==> flow/design.v <==
module debounce (
  clk,
  reset_n,
  data_in,
  data_out
);
  parameter WIDTH = 32;            
  parameter POLARITY = "HIGH";     
  parameter TIMEOUT = 50000;       
  parameter TIMEOUT_WIDTH = 16;    
  input wire clk;
  input wire reset_n;
  input wire [WIDTH-1:0] data_in;
  output wire [WIDTH-1:0] data_out;
  reg [TIMEOUT_WIDTH-1:0] counter [0:WIDTH-1];
  wire counter_reset [0:WIDTH-1];
  wire counter_enable [0:WIDTH-1];
  genvar i;
  generate for (i = 0; i < WIDTH; i = i+1)
  begin:  debounce_counter_loop
    always @ (posedge clk or negedge reset_n)
    begin
      if (reset_n == 0)
      begin
        counter[i] <= 0;
      end
      else
      begin
        if (counter_reset[i] == 1)   
        begin
          counter[i] <= 0;
        end
        else if (counter_enable[i] == 1)
        begin
          counter[i] <= counter[i] + 1'b1;
        end
      end
    end
    if (POLARITY == "HIGH")
    begin
      assign counter_reset[i] = (data_in[i] == 0);
      assign counter_enable[i] = (data_in[i] == 1) & (counter[i] < TIMEOUT);
      assign data_out[i] = (counter[i] == TIMEOUT) ? 1'b1 : 1'b0;
    end
    else
    begin
      assign counter_reset[i] = (data_in[i] == 1);
      assign counter_enable[i] = (data_in[i] == 0) & (counter[i] < TIMEOUT);
      assign data_out[i] = (counter[i] == TIMEOUT) ? 1'b0 : 1'b1;    
    end
  end  
  endgenerate
endmodule
# Step by step through the tools: debounce
# Tool output for the design above, in the order of the flow.
# Lines are those of the file above, counted from 1.
# Operators carry their Yosys type and port widths (W data, S select, Z words).
# Cell names lack the library's common part.
# Not given: --
# inputs
top_module,debounce
clock,clk
cell_library,sky130hd
pvt_corner,tt_025C_1v80

# After elaboration
# Yosys after proc, flatten, opt, wreduce and memory -nomap, before mapping. Print and check cells are not counted. Equal cells are merged and count once.
# op_classes
n_addsub,32
compare,32
equal,64
n_mux,96
n_logic,32
# ops
op,n
$mux W16,64
$add A16 B1 Y16 const B,32
$lt A16 B16 Y1 const B,32
$eq A16 B16 Y1 const B,32
$ne A2 B1 Y1 const B,32
$and A1 B1 Y1,32
$mux W1,32
# bits
regBits,512
input_bits,34
output_inout_bits,32
wordCells,288

# Longest topological paths
# Depth = most cells in a row (Yosys ltp): at word level without a register or memory, in the mapped netlist without a sequential cell, where the memories' decode and read muxes count.
# logic_depth
word_depth,4
ABC_AREA,0
depth_mapped,7
ltp_nobuf,6

# After synthesis
# Yosys stat after the flow's synthesis: flattened, memories mapped to cells. It holds for the ABC_AREA given above (unset counts as 0); a run with the other value may have another netlist.
# Totals and module areas in this step are rounded.
# mapped
cells,3097
synth_area_um2,29000
seq_area_um2,12800
ffs,512
n_buf,80
# types
type,n,area_total_um2
dfrtp_1,512,1.28E+04
and2_1,337,2.11E+03
xor2_1,207,1.81E+03
xnor2_1,132,1.16E+03
nand3_1,211,1.06E+03
nand2_1,270,1.01E+03
ha_1,64,800.768
nor3_1,150,750.72
nand4_1,96,600.576
nor4_1,91,569.296
a21boi_0,75,563.04
mux2i_1,55,550.528
inv_1,127,476.707
o21ai_0,85,425.408
a21oi_1,77,385.37
and3_1,60,375.36
and4_1,40,350.336
nand2b_1,51,319.056
# Not listed: further types 40, cells in them 457.

# Timing after synthesis
# Path of least setup slack by OpenSTA after synthesis, without wires, with an ideal clock, recovery checks aside; 20% of the period is set as input and as output delay. Where synthesis merged equal registers, the netlist keeps one of their names.
# synth_path
kind,flip-flop to output port
start,register counter[29][12]
end,output data_out[29]
tclk_ns,5.0
out_delay_ns,1.000
launch_ns,0.000
t_arrival_ns,1.792
t_required_ns,4.000
path_slack_ns,2.208
delay_ns,1.792
driving_pins,4
path_buffers,0
synth_period_reached_ns,2.792
# "delay_ns" is the arrival time less input delay plus setup time.
# A path that ends at an output port has no setup time.
# "driving_pins": output pins that drive a net of the path, with the launching flip-flop's if there is one; two outputs of one cell count as two.
# "synth_period_reached_ns" = period - worst setup slack (recovery checks aside). The figure is calculated, with input and output delays left at 20% of the set period.
# The rows between start and end are the longest chain of elaborated cells between them; the timing report does not say that the signal goes this way. Where chains are equally long, one stands for them.
# Each line given opens the expression or statement behind the cell; cells for indexed reads and writes are added by Yosys, which also makes memories of some case tables.
# At most two assigning lines are given for a register; there are more.
# synth_via
cell_sequence,dfrtp_1 or4_1 or4b_2 nor3_1
elab_chain_cells,2
cells_between,2
cone_lines,1
cone_classes,eq/ne: 1; mux: 1
# synth_lines
element,line_no,source
"start, declared",15,reg [TIMEOUT_WIDTH-1:0] counter [0:WIDTH-1];
"start, assigned",25,counter[i] <= 0;
"start, assigned",35,counter[i] <= counter[i] + 1'b1;
$eq A16 B16 Y1,43,assign data_out[i] = (counter[i] == TIMEOUT) ? 1'b1 : 1'b0;
$mux W1,43,
"end, declared",14,output wire [WIDTH-1:0] data_out;

# Timing after layout
# Path of least setup slack in the final report of run A (OpenROAD, finished layout, wires in). Where an end is a register, its clock arrival counts in the times.
# layout_path
kind,flip-flop to output port
start,register counter[10][0]
end,output data_out[10]
tclk_ns,3.66
out_delay_ns,0.73
launch_ns,0.61
t_arrival_ns,2.64
t_required_ns,2.93
path_slack_ns,0.28
driving_pins,6
path_buffers,1
# The rows between start and end are the longest chain of elaborated cells between them; the timing report does not say that the signal goes this way. Where chains are equally long, one stands for them.
# At most two assigning lines are given for a register; there are more.
# layout_via
cell_sequence,dfrtp_1 inv_1 ha_1 or4bb_1 nor3_1 clkdlybuf4s50_1
elab_chain_cells,2
cells_between,2
cone_lines,1
cone_classes,eq/ne: 1; mux: 1
# layout_lines
element,line_no,source
"start, declared",15,reg [TIMEOUT_WIDTH-1:0] counter [0:WIDTH-1];
"start, assigned",25,counter[i] <= 0;
"start, assigned",35,counter[i] <= counter[i] + 1'b1;
$eq A16 B16 Y1,43,assign data_out[i] = (counter[i] == TIMEOUT) ? 1'b1 : 1'b0;
$mux W1,43,
"end, declared",14,output wire [WIDTH-1:0] data_out;

# Stored flow runs of debounce (5 of them; Yosys, OpenROAD, sky130hd). They differ in their settings and are not a sequence. Constraints: input delay and output delay 20% of the set period each, output load 0.01 pF.
# "timing.worst_path_ns" = time allowed to the worst setup path (clock period - input delay - output delay, where it has them) - its slack; a late launch clock adds to it, a late capture clock takes from it.
# "total_power_w" rests on the timing tool's default activity at the inputs, not on a simulated workload.
# Results are given in rounded form.
# A setting shown as n/a is not set for that run.
run name,ABC_AREA,CAP_MARGIN,CELL_PAD_IN_SITES_GLOBAL_PLACEMENT,CORE_MARGIN,CORE_UTILIZATION,CTS_CLUSTER_DIAMETER,MAX_ROUTING_LAYER,PLACE_DENSITY_LB_ADDON,SETUP_SLACK_MARGIN,SLEW_MARGIN,period_ns,CTS_CLUSTER_SIZE,CELL_PAD_IN_SITES_DETAIL_PLACEMENT,MIN_ROUTING_LAYER,CORE_ASPECT_RATIO,GPL_ROUTABILITY_DRIVEN,TNS_END_PERCENT,yosys_chip_area_um2,die_um2,finalCellArea_um2,layout_utilization_frac,worstSetupSlack_ns,setup_tns_ns,total_power_w,timing.worst_path_ns,path_kind
run A,0,15,3,9,42,287,met5,0.09,0.13,40,3.66,n/a,n/a,n/a,n/a,n/a,n/a,29000,78800,32800,0.484,0.283,0.000,0.0127,2.64,flip-flop to output port
run B,n/a,20,n/a,2,50,262,n/a,0.04,n/a,20,5.0,83,n/a,n/a,n/a,n/a,n/a,29000,59900,30700,0.534,0.978,0.000,0.00628,3.02,flip-flop to output port
run C,n/a,20,n/a,3,37,368,n/a,n/a,n/a,20,3.64,55,1,met1,n/a,n/a,n/a,29000,81700,31200,0.407,0.189,0.000,0.00886,2.72,flip-flop to output port
run D,0,20,n/a,2,59,192,n/a,n/a,0.26,5,2.63,49,0,n/a,0.92,0,65,29000,50900,32400,0.671,-0.175,-0.932,0.0124,2.28,flip-flop to output port
run E,n/a,40,n/a,2,53,n/a,met4,0.06,n/a,10,4.15,22,1,met2,0.91,1,n/a,29000,56600,32400,0.601,0.243,0.000,0.0112,3.08,flip-flop to output port
